==> flow/design.v <==
/*verilator lint_off MULTITOP*/
module num_rpad #(
    parameter int IN_WIDTH  = 32,
    parameter int OUT_WIDTH = 32
) (
    input  logic [ IN_WIDTH-1:0] in,
    output logic [OUT_WIDTH-1:0] out
);
  localparam int EXTEND = OUT_WIDTH - IN_WIDTH;
  assign out = {in, {EXTEND{1'b0}}};
endmodule
module num_sneg #(
    parameter int WIDTH = 32
) (
    input  logic signed [WIDTH-1:0] in,
    output logic signed [WIDTH-1:0] out
);
  assign out = -in;
endmodule
module num_sabs #(
    parameter int WIDTH = 32
) (
    input  logic signed [WIDTH-1:0] in,
    output logic signed [WIDTH-1:0] out
);
  assign out = in[WIDTH-1] ? -in : in;
endmodule
module num_min #(
    parameter int WIDTH = 32
) (
    input  logic [WIDTH-1:0] left,
    input  logic [WIDTH-1:0] right,
    output logic [WIDTH-1:0] out
);
  assign out = (left < right) ? left : right;
endmodule
module num_max #(
    parameter int WIDTH = 32
) (
    input  logic [WIDTH-1:0] left,
    input  logic [WIDTH-1:0] right,
    output logic [WIDTH-1:0] out
);
  assign out = (left > right) ? left : right;
endmodule
module num_smin #(
    parameter int WIDTH = 32
) (
    input  logic signed [WIDTH-1:0] left,
    input  logic signed [WIDTH-1:0] right,
    output logic signed [WIDTH-1:0] out
);
  assign out = (left < right) ? left : right;
endmodule
module num_smax #(
    parameter int WIDTH = 32
) (
    input  logic signed [WIDTH-1:0] left,
    input  logic signed [WIDTH-1:0] right,
    output logic signed [WIDTH-1:0] out
);
  assign out = (left > right) ? left : right;
endmodule
module num_ssignbit #(
    parameter int WIDTH = 32
) (
    input logic signed [WIDTH-1:0] in,
    output logic out
);
  assign out = in[WIDTH-1];
endmodule
module num_sadd #(
    parameter int LEFT_WIDTH = 32,
    parameter int LEFT_LSB = 0,
    parameter int RIGHT_WIDTH = 32,
    parameter int RIGHT_LSB = 0,
    parameter int OUT_WIDTH = 33
) (
    input  logic signed [ LEFT_WIDTH-1:0] left,
    input  logic signed [RIGHT_WIDTH-1:0] right,
    output logic signed [  OUT_WIDTH-1:0] out
);
  logic signed [  LEFT_LSB+LEFT_WIDTH-1:0] left_aligned;
  logic signed [RIGHT_LSB+RIGHT_WIDTH-1:0] right_aligned;
  assign left_aligned = {left, {LEFT_LSB{1'b0}}};
  assign right_aligned = {right, {RIGHT_LSB{1'b0}}};
  assign out = left_aligned + right_aligned;
endmodule
module num_smul #(
    parameter int LEFT_WIDTH = 32,
    parameter int RIGHT_WIDTH = 32,
    parameter int OUT_WIDTH = 64,
    parameter int OUT_LSB = 0
) (
    input  logic signed [ LEFT_WIDTH-1:0] left,
    input  logic signed [RIGHT_WIDTH-1:0] right,
    input  logic                          go,
    input  logic                          reset,
    input  logic                          clk,
    output logic signed [  OUT_WIDTH-1:0] out,
    output logic                          done
);
  logic [1:0] done_buffer;
  assign done = done_buffer[1];
  logic signed [       LEFT_WIDTH-1:0] left_tmp;
  logic signed [      RIGHT_WIDTH-1:0] right_tmp;
  logic signed [OUT_LSB+OUT_WIDTH-1:0] out_tmp;
  assign out = out_tmp[OUT_LSB+OUT_WIDTH-1:OUT_LSB];
  always_ff @(posedge clk) begin
    if (go) begin
      done_buffer[0] <= 1;
      done_buffer[1] <= done_buffer[0];
    end else begin
      done_buffer <= 0;
    end
  end
  always_ff @(posedge clk) begin
    if (!reset && go) begin
      left_tmp  <= left;
      right_tmp <= right;
    end else begin
      left_tmp  <= 0;
      right_tmp <= 0;
    end
  end
  always_ff @(posedge clk) begin
    if (reset) begin
      out_tmp <= 0;
    end else if (go) begin
      out_tmp <= left_tmp * right_tmp;
    end else begin
      out_tmp <= out_tmp;
    end
  end
endmodule
module smul_q31 (
    input  logic        clk,
    input  logic        reset,
    input  logic        go,
    input  logic [31:0] left,
    input  logic [31:0] right,
    output logic [31:0] out,
    output logic        done
);
  num_smul #(
      .LEFT_WIDTH (32),
      .RIGHT_WIDTH(32),
      .OUT_WIDTH  (32),
      .OUT_LSB    (31)
  ) mul (
      .left (left),
      .right(right),
      .go   (go),
      .reset(reset),
      .clk  (clk),
      .out  (out),
      .done (done)
  );
endmodule
# Reports on smul_q31
# The steps from the RTL of smul_q31 to its reports follow in flow order.
# Line numbers count from 1 in the design file above.
# The mark -- stands for no value.
[design]
top = "smul_q31"
clock = "clk"
library = "sky130hd"
pvt_corner = "tt_025C_1v80"

# Word level
# Yosys after proc, flatten, opt, wreduce and memory -nomap, before mapping. Enables and synchronous resets that opt folds into registers are not counted as muxes. Memory bits, and registers merged into a memory's read port (data or address), are not among the register bits. Print and check cells are not counted. Equal cells are merged and count once.
[bits]
reg_bits = 129
word_cells = 9
[op_classes]
mul = 1
mux = 1
reduce_and_logical = 2
[op_table]
columns = ["cell", "count"]
rows = [
  ["multiplier 32 x 32 -> 63 bit", 1],
  ["logical AND 1 bit", 1],
  ["zero test 1 bit", 1],
  ["2-to-1 mux 1 bit", 1],
]

# Logic depth
# Yosys ltp: most cells in a row. Word level: on the elaborated netlist, between registers, memories and ports. Mapped: between sequential cells and ports; inverters and the memories' decode and read muxes count.
[logic_depth]
ltp_word = 2
abc_area = 1
depth_mapped = 35
mapped_depth_nobuf = 33

# After synthesis
# Yosys stat after the flow's synthesis: flattened, memories mapped to cells. It holds for the ABC_AREA given above (unset counts as 0); a run with the other value may have another netlist.
[synth_totals]
cells = 5295
yosys_area_um2 = 40993.1
flip_flops = 98
[types]
columns = ["cell", "count"]
rows = [
  ["sky130_fd_sc_hd__fa_1", 1072],
  ["sky130_fd_sc_hd__inv_1", 1765],
  ["sky130_fd_sc_hd__nand2_1", 1431],
  ["sky130_fd_sc_hd__ha_1", 178],
  ["sky130_fd_sc_hd__dfxtp_1", 98],
  ["sky130_fd_sc_hd__nor2_1", 253],
  ["sky130_fd_sc_hd__clkbuf_1", 205],
  ["sky130_fd_sc_hd__a21oi_1", 84],
  ["sky130_fd_sc_hd__nand3_1", 71],
  ["sky130_fd_sc_hd__o21ai_0", 41],
  ["sky130_fd_sc_hd__nand4_1", 18],
  ["sky130_fd_sc_hd__o21bai_1", 15],
  ["sky130_fd_sc_hd__nor3_1", 14],
  ["sky130_fd_sc_hd__xnor2_1", 6],
  ["sky130_fd_sc_hd__or2_2", 8],
  ["sky130_fd_sc_hd__xor2_1", 5],
  ["sky130_fd_sc_hd__a21o_1", 4],
  ["sky130_fd_sc_hd__nor3_2", 3],
]
# Other cell types: 12; their cells: 24.

# Timing after synthesis
# OpenSTA on the mapped netlist: ideal clock, no wires. The path of least setup slack (recovery checks aside). Input and output delay are each 20% of the period. Register names are those of the netlist, which keeps one name where synthesis merged equal registers.
[synth_timing]
path_type = "reg-to-reg"
start = "reg mul.left_tmp[31]"
end = "reg mul.out_tmp[60]"
period_ps = 8000
setup_time_ps = 117
launch_ps = 0
arrival_ps = 7193
path_slack_ps = 690
delay_ps = 7310
driving_pins = 31
period_less_setup_slack_ps = 7310
# "delay_ps" is the arrival time less input delay plus setup time.
# "driving_pins" counts driving pins, that of a launching flip-flop among them; a cell with two outputs on the path counts twice.
# "period_less_setup_slack_ps" = period - worst setup slack (recovery checks aside). The figure is calculated, with input and output delays left at 20% of the set period.
# Between the ends stands the longest chain of elaborated cells between them, by number of cells; it is not shown to be the way that was timed. Of several equally long chains one is given.
# Each line given opens the expression or statement behind the cell; cells for indexed reads and writes are added by Yosys, which also makes memories of some case tables.
# A register here has more assigning lines than the two given.
[synth_between]
path_cell_list = "sky130_fd_sc_hd__dfxtp_1 sky130_fd_sc_hd__clkbuf_1 sky130_fd_sc_hd__clkbuf_1 sky130_fd_sc_hd__nand2_1 sky130_fd_sc_hd__inv_1 sky130_fd_sc_hd__fa_1 sky130_fd_sc_hd__inv_1 sky130_fd_sc_hd__fa_1 sky130_fd_sc_hd__fa_1 sky130_fd_sc_hd__inv_1 sky130_fd_sc_hd__fa_1 sky130_fd_sc_hd__inv_1 sky130_fd_sc_hd__fa_1 sky130_fd_sc_hd__inv_1 sky130_fd_sc_hd__fa_1 sky130_fd_sc_hd__inv_1 sky130_fd_sc_hd__fa_1 sky130_fd_sc_hd__inv_1 sky130_fd_sc_hd__fa_1 sky130_fd_sc_hd__ha_1 sky130_fd_sc_hd__nand2_1 sky130_fd_sc_hd__nor2_1 sky130_fd_sc_hd__inv_1 sky130_fd_sc_hd__nor2_1 sky130_fd_sc_hd__inv_1 sky130_fd_sc_hd__nor3_1 sky130_fd_sc_hd__nand2_1 sky130_fd_sc_hd__nand3_1 sky130_fd_sc_hd__nand2_1 sky130_fd_sc_hd__nor2_1 sky130_fd_sc_hd__nor2_1"
elab_chain_len = 1
cone_cells = 1
lines_between = 1
[synth_lines]
columns = ["element", "line", "source"]
rows = [
  ["start: declaration", 105, "logic signed [       LEFT_WIDTH-1:0] left_tmp;"],
  ["start: assignment", 119, "left_tmp  <= left;"],
  ["start: assignment", 122, "left_tmp  <= 0;"],
  ["multiplier 32 x 32 -> 63 bit", 130, "out_tmp <= left_tmp * right_tmp;"],
  ["end: assignment", 130, ""],
  ["end: assignment", 132, "out_tmp <= out_tmp;"],
  ["end: declaration", 107, "logic signed [OUT_LSB+OUT_WIDTH-1:0] out_tmp;"],
]

# Timing after layout
# Path of least setup slack in the final report of record 1 (OpenROAD, finished layout, wires in). Where an end is a register, its clock arrival counts in the times.
# The report prints the path's times to 10 ps; the period is as set.
[layout_timing]
path_type = "reg-to-reg"
start = "reg mul.right_tmp[10]"
end = "reg mul.out_tmp[62]"
period_ps = 9030
setup_time_ps = 140
launch_ps = 410
arrival_ps = 9120
path_slack_ps = 180
driving_pins = 27
# Between the ends stands the longest chain of elaborated cells between them, by number of cells; it is not shown to be the way that was timed. Of several equally long chains one is given.
# A register here has more assigning lines than the two given.
[layout_between]
path_cell_list = "sky130_fd_sc_hd__dfxtp_1 sky130_fd_sc_hd__clkbuf_2 sky130_fd_sc_hd__nand2_1 sky130_fd_sc_hd__fa_1 sky130_fd_sc_hd__fa_1 sky130_fd_sc_hd__inv_1 sky130_fd_sc_hd__fa_1 sky130_fd_sc_hd__inv_1 sky130_fd_sc_hd__fa_1 sky130_fd_sc_hd__fa_1 sky130_fd_sc_hd__inv_1 sky130_fd_sc_hd__fa_1 sky130_fd_sc_hd__inv_1 sky130_fd_sc_hd__fa_1 sky130_fd_sc_hd__inv_1 sky130_fd_sc_hd__fa_1 sky130_fd_sc_hd__ha_1 sky130_fd_sc_hd__a21oi_1 sky130_fd_sc_hd__o21ai_0 sky130_fd_sc_hd__a21oi_1 sky130_fd_sc_hd__nand2_1 sky130_fd_sc_hd__a21oi_1 sky130_fd_sc_hd__nand2_1 sky130_fd_sc_hd__inv_1 sky130_fd_sc_hd__nand2_1 sky130_fd_sc_hd__nand2_1 sky130_fd_sc_hd__a21oi_1"
elab_chain_len = 1
cone_cells = 1
lines_between = 1
[layout_lines]
columns = ["element", "line", "source"]
rows = [
  ["start: declaration", 106, "logic signed [      RIGHT_WIDTH-1:0] right_tmp;"],
  ["start: assignment", 120, "right_tmp <= right;"],
  ["start: assignment", 123, "right_tmp <= 0;"],
  ["multiplier 32 x 32 -> 63 bit", 130, "out_tmp <= left_tmp * right_tmp;"],
  ["end: assignment", 130, ""],
  ["end: assignment", 132, "out_tmp <= out_tmp;"],
  ["end: declaration", 107, "logic signed [OUT_LSB+OUT_WIDTH-1:0] out_tmp;"],
]

# Flow runs of smul_q31

Design smul_q31 on sky130hd. What follows are 3 stored runs of the flow, each under its own settings; their order means nothing. The constraints put input and output delay at 20% of the set period each and load the outputs with 0.01 pF.
By "period_reached_ps" is meant the clock period of the run minus its worst setup slack. This is arithmetic on one report: input and output delays are still those of the set period (20% each).
"worstPathTime_ps" means the part of the period allowed to the worst setup path (the constraints hold back 20% at inputs and 20% at outputs) less its slack; where the path has registers, the arrival times of their clocks count too.
By "final_power_uw" is meant OpenSTA's value without simulated activity: inputs other than the clock are taken to toggle once in ten clock periods, and the tool carries that through the logic.
"worstPathTime_ps" is given in steps of 10 ps.

# record 1
==> flow/run.sh <==
#!/bin/bash
# the make line also repeats the synthesis and layout settings of config.mk as NAME=value (left out here)
make -C /OpenROAD-flow-scripts/flow DESIGN_CONFIG=/design/flow/config.mk WORK_HOME=/design/flow/orfs CLKGATE_MAP_FILE= finish
==> flow/config.mk <==
export PLATFORM = sky130hd
export DESIGN_NAME = smul_q31
export DESIGN_NICKNAME = smul_q31
export VERILOG_FILES = /design/flow/design.v
export SDC_FILE = /design/flow/constraint.sdc
export NUM_CORES = 4
export LEC_CHECK = 0
export ABC_AREA = 1
export CAP_MARGIN = 25
export CORE_MARGIN = 10
export CORE_UTILIZATION = 56
export CTS_CLUSTER_SIZE = 55
export GPL_TIMING_DRIVEN = 0
export MAX_ROUTING_LAYER = met4
export PLACE_DENSITY_LB_ADDON = 0.16
export SETUP_SLACK_MARGIN = -0.53
export SLEW_MARGIN = 40
==> flow/constraint.sdc <==
create_clock -name core_clock -period 9.03 [get_ports {clk}]
set_input_delay 1.8060 -clock core_clock [delete_from_list [all_inputs] [get_ports {clk}]]
set_output_delay 1.8060 -clock core_clock [all_outputs]
set_load 0.01 [all_outputs]

==> record 1: results <==
period_reached_ps=8846
tns_setup_ps=0
fin_ws_ps=184
post_synth_area_um2=40993.1
dieArea_um2=84425.1
worstPathTime_ps=8850
worst_setup_path_type="reg-to-reg"
util_pct=60.1
final_power_uw=3178

# record 2
==> flow/run.sh <==
#!/bin/bash
# the make line also repeats the synthesis and layout settings of config.mk as NAME=value (left out here)
make -C /OpenROAD-flow-scripts/flow DESIGN_CONFIG=/design/flow/config.mk WORK_HOME=/design/flow/orfs CLKGATE_MAP_FILE= finish
==> flow/config.mk <==
export PLATFORM = sky130hd
export DESIGN_NAME = smul_q31
export DESIGN_NICKNAME = smul_q31
export VERILOG_FILES = /design/flow/design.v
export SDC_FILE = /design/flow/constraint.sdc
export NUM_CORES = 4
export LEC_CHECK = 0
export CAP_MARGIN = 20
export CORE_MARGIN = 2
export CORE_UTILIZATION = 55
export SETUP_SLACK_MARGIN = 2.5
export SLEW_MARGIN = 20
==> flow/constraint.sdc <==
create_clock -name core_clock -period 7.68 [get_ports {clk}]
set_input_delay 1.5360 -clock core_clock [delete_from_list [all_inputs] [get_ports {clk}]]
set_output_delay 1.5360 -clock core_clock [all_outputs]
set_load 0.01 [all_outputs]

==> record 2: results <==
period_reached_ps=7538
tns_setup_ps=0
fin_ws_ps=142
post_synth_area_um2=38445.6
dieArea_um2=72033.2
worstPathTime_ps=7540
worst_setup_path_type="reg-to-reg"
util_pct=65.6
final_power_uw=3908

# record 3
==> flow/run.sh <==
#!/bin/bash
# the make line also repeats the synthesis and layout settings of config.mk as NAME=value (left out here)
make -C /OpenROAD-flow-scripts/flow DESIGN_CONFIG=/design/flow/config.mk WORK_HOME=/design/flow/orfs CLKGATE_MAP_FILE= finish
==> flow/config.mk <==
export PLATFORM = sky130hd
export DESIGN_NAME = smul_q31
export DESIGN_NICKNAME = smul_q31
export VERILOG_FILES = /design/flow/design.v
export SDC_FILE = /design/flow/constraint.sdc
export NUM_CORES = 4
export LEC_CHECK = 0
export ABC_AREA = 1
export CAP_MARGIN = 25
export CELL_PAD_IN_SITES_DETAIL_PLACEMENT = 1
export CELL_PAD_IN_SITES_GLOBAL_PLACEMENT = 3
export CORE_MARGIN = 6
export CORE_UTILIZATION = 37
export CTS_CLUSTER_SIZE = 52
export GPL_ROUTABILITY_DRIVEN = 1
export HOLD_SLACK_MARGIN = 0.15
export PLACE_DENSITY_LB_ADDON = 0.05
export SETUP_SLACK_MARGIN = 2.5
export SLEW_MARGIN = 40
==> flow/constraint.sdc <==
create_clock -name core_clock -period 8.0 [get_ports {clk}]
set_input_delay 1.6000 -clock core_clock [delete_from_list [all_inputs] [get_ports {clk}]]
set_output_delay 1.6000 -clock core_clock [all_outputs]
set_load 0.01 [all_outputs]

==> record 3: results <==
period_reached_ps=7035
tns_setup_ps=0
fin_ws_ps=965
post_synth_area_um2=40993.1
dieArea_um2=118925.0
worstPathTime_ps=7040
worst_setup_path_type="reg-to-reg"
util_pct=45.0
final_power_uw=4350
